==> flow/design.v <==
`timescale 1 ns / 1 ps
module ame_sobel_filter #(
    parameter LINE_DATA_BITS = 7,
    parameter COMP_DATA_BITS = 8
) (
    input logic clk_i,
    input logic rst_n_i,
    input  logic comp_init_i,
    output logic comp_done_o,
    input logic [5:0] [LINE_DATA_BITS-1:0] line_data_i,
    output logic [3:0] [3:0] [COMP_DATA_BITS-1:0] comp_data_o
);
typedef enum logic [2:0] {
    IDLE   = 3'b000,
    COMP_1 = 3'b001,
    COMP_2 = 3'b010,
    COMP_3 = 3'b011,
    COMP_4 = 3'b100,
    COMP_5 = 3'b101,
    COMP_6 = 3'b110
} state_t;
state_t ctl_sta;
logic [5:0] [1:0] [COMP_DATA_BITS-1:0] line_data;
logic [3:0] [3:0] [COMP_DATA_BITS-1:0] comp_data;
typedef enum logic {
    DATA_1 = 1'b0,
    DATA_2 = 1'b1
} comp_data_t;
generate
    for (genvar i = 0; i < 6; i++) begin: comp_block
        assign line_data[i][DATA_1] = line_data_i[i];
        assign line_data[i][DATA_2] = line_data_i[i] << 1;
    end
endgenerate
logic comp_done;
assign comp_done_o = comp_done;
assign comp_data_o = comp_data;
always_ff @(posedge clk_i or negedge rst_n_i)
begin
    if (!rst_n_i) begin
        ctl_sta <= IDLE;
        comp_done <= 'b0;
        comp_data <= 'b0;
    end else begin
        case (ctl_sta)
            IDLE:
                ctl_sta <= comp_init_i ? COMP_1 : ctl_sta;
            COMP_1:
                ctl_sta <= COMP_2;
            COMP_2:
                ctl_sta <= COMP_3;
            COMP_3:
                ctl_sta <= COMP_4;
            COMP_4:
                ctl_sta <= COMP_5;
            COMP_5:
                ctl_sta <= COMP_6;
            COMP_6:
                ctl_sta <= comp_init_i ? COMP_1 : IDLE;
            default:
                ctl_sta <= IDLE;
        endcase
        comp_done <= (ctl_sta == COMP_6);
        case (ctl_sta)
            IDLE:
                comp_data <= 'b0;
            COMP_1: begin
                comp_data[0][0] <= - line_data[0][DATA_1] - line_data[1][DATA_2] - line_data[2][DATA_1];
                comp_data[1][0] <= - line_data[1][DATA_1] - line_data[2][DATA_2] - line_data[3][DATA_1];
                comp_data[2][0] <= - line_data[2][DATA_1] - line_data[3][DATA_2] - line_data[4][DATA_1];
                comp_data[3][0] <= - line_data[3][DATA_1] - line_data[4][DATA_2] - line_data[5][DATA_1];
            end
            COMP_2: begin
                comp_data[0][1] <= - line_data[0][DATA_1] - line_data[1][DATA_2] - line_data[2][DATA_1];
                comp_data[1][1] <= - line_data[1][DATA_1] - line_data[2][DATA_2] - line_data[3][DATA_1];
                comp_data[2][1] <= - line_data[2][DATA_1] - line_data[3][DATA_2] - line_data[4][DATA_1];
                comp_data[3][1] <= - line_data[3][DATA_1] - line_data[4][DATA_2] - line_data[5][DATA_1];
            end
            COMP_3: begin
                comp_data[0][0] <= comp_data[0][0] + line_data[0][DATA_1] + line_data[1][DATA_2] + line_data[2][DATA_1];
                comp_data[1][0] <= comp_data[1][0] + line_data[1][DATA_1] + line_data[2][DATA_2] + line_data[3][DATA_1];
                comp_data[2][0] <= comp_data[2][0] + line_data[2][DATA_1] + line_data[3][DATA_2] + line_data[4][DATA_1];
                comp_data[3][0] <= comp_data[3][0] + line_data[3][DATA_1] + line_data[4][DATA_2] + line_data[5][DATA_1];
                comp_data[0][2] <= - line_data[0][DATA_1] - line_data[1][DATA_2] - line_data[2][DATA_1];
                comp_data[1][2] <= - line_data[1][DATA_1] - line_data[2][DATA_2] - line_data[3][DATA_1];
                comp_data[2][2] <= - line_data[2][DATA_1] - line_data[3][DATA_2] - line_data[4][DATA_1];
                comp_data[3][2] <= - line_data[3][DATA_1] - line_data[4][DATA_2] - line_data[5][DATA_1];
            end
            COMP_4: begin
                comp_data[0][1] <= comp_data[0][1] + line_data[0][DATA_1] + line_data[1][DATA_2] + line_data[2][DATA_1];
                comp_data[1][1] <= comp_data[1][1] + line_data[1][DATA_1] + line_data[2][DATA_2] + line_data[3][DATA_1];
                comp_data[2][1] <= comp_data[2][1] + line_data[2][DATA_1] + line_data[3][DATA_2] + line_data[4][DATA_1];
                comp_data[3][1] <= comp_data[3][1] + line_data[3][DATA_1] + line_data[4][DATA_2] + line_data[5][DATA_1];
                comp_data[0][3] <= - line_data[0][DATA_1] - line_data[1][DATA_2] - line_data[2][DATA_1];
                comp_data[1][3] <= - line_data[1][DATA_1] - line_data[2][DATA_2] - line_data[3][DATA_1];
                comp_data[2][3] <= - line_data[2][DATA_1] - line_data[3][DATA_2] - line_data[4][DATA_1];
                comp_data[3][3] <= - line_data[3][DATA_1] - line_data[4][DATA_2] - line_data[5][DATA_1];
            end
            COMP_5: begin
                comp_data[0][2] <= comp_data[0][2] + line_data[0][DATA_1] + line_data[1][DATA_2] + line_data[2][DATA_1];
                comp_data[1][2] <= comp_data[1][2] + line_data[1][DATA_1] + line_data[2][DATA_2] + line_data[3][DATA_1];
                comp_data[2][2] <= comp_data[2][2] + line_data[2][DATA_1] + line_data[3][DATA_2] + line_data[4][DATA_1];
                comp_data[3][2] <= comp_data[3][2] + line_data[3][DATA_1] + line_data[4][DATA_2] + line_data[5][DATA_1];
            end
            COMP_6: begin
                comp_data[0][3] <= comp_data[0][3] + line_data[0][DATA_1] + line_data[1][DATA_2] + line_data[2][DATA_1];
                comp_data[1][3] <= comp_data[1][3] + line_data[1][DATA_1] + line_data[2][DATA_2] + line_data[3][DATA_1];
                comp_data[2][3] <= comp_data[2][3] + line_data[2][DATA_1] + line_data[3][DATA_2] + line_data[4][DATA_1];
                comp_data[3][3] <= comp_data[3][3] + line_data[3][DATA_1] + line_data[4][DATA_2] + line_data[5][DATA_1];
            end
            default:
                comp_data <= 'b0;
        endcase
    end
end
endmodule
# == From RTL to reports: ame_sobel_filter ==
# The steps from the RTL of ame_sobel_filter to its reports follow in flow order.
# Lines are those of the file above, counted from 1.
# The mark -- stands for no value.
# inputs
top,ame_sobel_filter
clk_port,clk_i
cell_library,sky130hd
corner,tt_025C_1v80

# == Elaborated design ==
# Yosys after proc, flatten, opt, wreduce and memory -nomap, before mapping. Memory bits, and registers merged into a memory's read port (data or address), are not among the register bits. Print and check cells are not counted. Equal cells are merged and count once.
# classes
mux,19
n_reduce_logical,5
eq_ne,7
n_addsub,60
# op_table
operator,n
8-bit parallel mux with 3-bit select,16
8-bit by 7-bit adder with 8-bit output,32
8-bit adder,16
7-bit negation with 8-bit output,4
8-bit by 7-bit subtractor with 8-bit output,4
8-bit subtractor,4
3-bit parallel mux with 7-bit select,1
4-bit OR reduction,4
3-bit == test (second input constant),3
3-bit by 2-bit == test with 1-bit output (second input constant),2
3-bit by 1-bit == test with 1-bit output (second input constant),1
3-bit zero test,1
3-bit 2-to-1 mux,1
2-bit inequality test (second input constant),1
1-bit 2-to-1 mux,1
# word_totals
regBits,132
in_bits,45
word_cells,97
output_inout_bits,129

# == Depth ==
# Depth = most cells in a row (Yosys ltp): at word level without a register or memory, in the mapped netlist without a sequential cell, where the memories' decode and read muxes count.
# depth
depth_word,4
abc_area,0
mapped_depth,11
depth_no_buf,11

# == After synthesis ==
# Yosys stat after the flow's synthesis: flattened, memories mapped to cells. It holds for the ABC_AREA given above (unset counts as 0); a run with the other value may have another netlist.
# types
type,n,area_total_um2
sky130_fd_sc_hd__dfrtp_1,135,3378.24
sky130_fd_sc_hd__fa_1,158,3.16E+03
sky130_fd_sc_hd__ha_1,136,1.7E+03
sky130_fd_sc_hd__inv_1,242,908.371
sky130_fd_sc_hd__a21oi_1,152,760.73
sky130_fd_sc_hd__a22oi_1,81,608.083
sky130_fd_sc_hd__xnor2_1,62,543.021
sky130_fd_sc_hd__nor2_1,130,487.968
sky130_fd_sc_hd__a21o_1,44,330.317
sky130_fd_sc_hd__a211oi_1,34,255.245
sky130_fd_sc_hd__o21ai_0,51,255.245
sky130_fd_sc_hd__xor2_1,28,245.235
sky130_fd_sc_hd__clkbuf_1,39,146.39
sky130_fd_sc_hd__a221oi_1,13,113.859
sky130_fd_sc_hd__o31ai_1,15,112.608
sky130_fd_sc_hd__clkbuf_8,7,96.342
sky130_fd_sc_hd__a2111o_1,8,90.086
sky130_fd_sc_hd__nand2_1,22,82.579
# Not listed: further types 27, cells in them 115.
# synth_totals
ffs,136
synth_area_um2,14212.4
buffers,55
cell_count,1472

# == Timing after synthesis ==
# Source: OpenSTA report_checks on the synthesized netlist (no wires, ideal clock, input and output delay 20% of the period each), path of least setup slack; recovery checks are left aside. Register names are those of the netlist, which keeps one name where synthesis merged equal registers.
# synth_timing
path_type,input-to-reg
startpoint,in line_data_i
endpoint,reg comp_data
arrival_ps,3630
required_time_ps,4858
t_first_pin_ps,1000
stages,11
path_delay_ps,2772
clock_period_ps,5000
path_slack_ps,1228
setup_ps,142
period_less_setup_slack_ps,3772
# "path_delay_ps" = arrival - input delay + setup time.
# "stages": output pins that drive a net of the path, with the launching flip-flop's if there is one; two outputs of one cell count as two.
# "period_less_setup_slack_ps" is the clock period less the worst setup slack; recovery checks do not enter. This is arithmetic on one report: input and output delays are still those of the set period (20% each).
# Where an end lacks its bit number, it is one bit of the signal, or one of the new flip-flops if synthesis recoded a state register.
# The rows between start and end are the longest chain of elaborated cells between them; the timing report does not say that the signal goes this way. Where chains are equally long, one stands for them.
# Each line given opens the expression or statement behind the cell; cells for indexed reads and writes are added by Yosys, which also makes memories of some case tables.
# At most two assigning lines are given for a register; there are more.
# synth_via
cell_sequence,sky130_fd_sc_hd__inv_1 > sky130_fd_sc_hd__fa_1 > sky130_fd_sc_hd__inv_1 > sky130_fd_sc_hd__fa_1 > sky130_fd_sc_hd__ha_1 > sky130_fd_sc_hd__fa_1 > sky130_fd_sc_hd__a21o_1 > sky130_fd_sc_hd__a21oi_1 > sky130_fd_sc_hd__xnor2_1 > sky130_fd_sc_hd__a221oi_1 > sky130_fd_sc_hd__a32oi_1
elab_chain_len,3
cone_cells,5
classes_between,add/sub (4); mux (1)
# synth_lines
element,line,source
start: declaration,10,"input logic [5:0] [LINE_DATA_BITS-1:0] line_data_i,"
8-bit adder,101,comp_data[1][2] <= comp_data[1][2] + line_data[1][DATA_1] + line_data[2][DATA_2] + line_data[3][DATA_1];
8-bit by 7-bit adder with 8-bit output,101,
8-bit parallel mux with 3-bit select,64,case (ctl_sta)
end: assignment,43,comp_data <= 'b0;
end: assignment,66,comp_data <= 'b0;
end: declaration,24,logic [3:0] [3:0] [COMP_DATA_BITS-1:0] comp_data;

# == Path in the finished layout ==
# Path of least setup slack in the final report of entry A (OpenROAD, finished layout, wires in). Where an end is a register, its clock arrival counts in the times.
# The path's times are printed in steps of 10 ps; the period is the one set.
# layout_timing
path_type,input-to-reg
startpoint,in line_data_i
endpoint,reg comp_data
required_time_ps,5380
clock_period_ps,5000
path_slack_ps,260
setup_ps,80
arrival_ps,5120
t_first_pin_ps,1000
stages,11
# Where an end lacks its bit number, it is one bit of the signal, or one of the new flip-flops if synthesis recoded a state register.
# The rows between start and end are the longest chain of elaborated cells between them; the timing report does not say that the signal goes this way. Where chains are equally long, one stands for them.
# At most two assigning lines are given for a register; there are more.
# layout_via
cell_sequence,sky130_fd_sc_hd__clkdlybuf4s50_1 > sky130_fd_sc_hd__inv_1 > sky130_fd_sc_hd__fa_1 > sky130_fd_sc_hd__fa_1 > sky130_fd_sc_hd__inv_1 > sky130_fd_sc_hd__ha_1 > sky130_fd_sc_hd__a211oi_1 > sky130_fd_sc_hd__o21bai_1 > sky130_fd_sc_hd__a2111o_1 > sky130_fd_sc_hd__o211a_1 > sky130_fd_sc_hd__a21oi_1
elab_chain_len,2
cone_cells,3
classes_between,add/sub (2); mux (1)
# layout_lines
element,line,source
start: declaration,10,"input logic [5:0] [LINE_DATA_BITS-1:0] line_data_i,"
8-bit by 7-bit adder with 8-bit output,91,comp_data[1][1] <= comp_data[1][1] + line_data[1][DATA_1] + line_data[2][DATA_2] + line_data[3][DATA_1];
8-bit parallel mux with 3-bit select,64,case (ctl_sta)
end: assignment,43,comp_data <= 'b0;
end: assignment,66,comp_data <= 'b0;
end: declaration,24,logic [3:0] [3:0] [COMP_DATA_BITS-1:0] comp_data;

# ame_sobel_filter through Yosys and OpenROAD on sky130hd: 4 stored runs, unordered, with their settings and measured results. The constraints put input and output delay at 20% of the set period each and load the outputs with 0.01 pF.
# "worstPathTime_ps": the worst setup path's part of the clock period (all of it between registers, 20% less for each end at a port) less its slack. A launch clock that arrives late makes it longer, a capture clock that arrives late makes it shorter.
# "worstPathTime_ps" is given in steps of 10 ps.
# Among the settings, -- means not set for that run.
# Among the results, -- means that no value is shown for the run.
run,CELL_PAD_IN_SITES_DETAIL_PLACEMENT,CORE_MARGIN,period_ns,CAP_MARGIN,CORE_UTILIZATION,SLEW_MARGIN,ABC_AREA,CORE_ASPECT_RATIO,CTS_CLUSTER_SIZE,GPL_ROUTABILITY_DRIVEN,GPL_TIMING_DRIVEN,HOLD_SLACK_MARGIN,MIN_ROUTING_LAYER,PLACE_DENSITY_LB_ADDON,TNS_END_PERCENT,synthesis_area_um2,fin_tns_ps,die_um2,fin_ws_ps,post_route_util_frac,worstPathTime_ps,critical_path_type
entry A,2,3,5.0,20,40,20,--,--,--,--,--,--,--,--,--,14212.4,0,37828.3,259,0.488,3740,input-to-reg
entry B,--,2,5.0,20,40,20,--,--,--,--,--,--,--,--,--,14212.4,0,37054.3,768,0.483,3230,input-to-reg
entry C,2,2,2.4,20,52,10,1,1.09,68,0,0,-0.01,met1,0.09,45,--,--,--,--,--,--,--
entry D,--,2,4.3,20,50,20,--,--,--,--,--,--,--,--,--,14212.4,0,29789.0,208,0.623,3230,input-to-reg
# Entry C: did not finish, placement stopped with DPL-0033
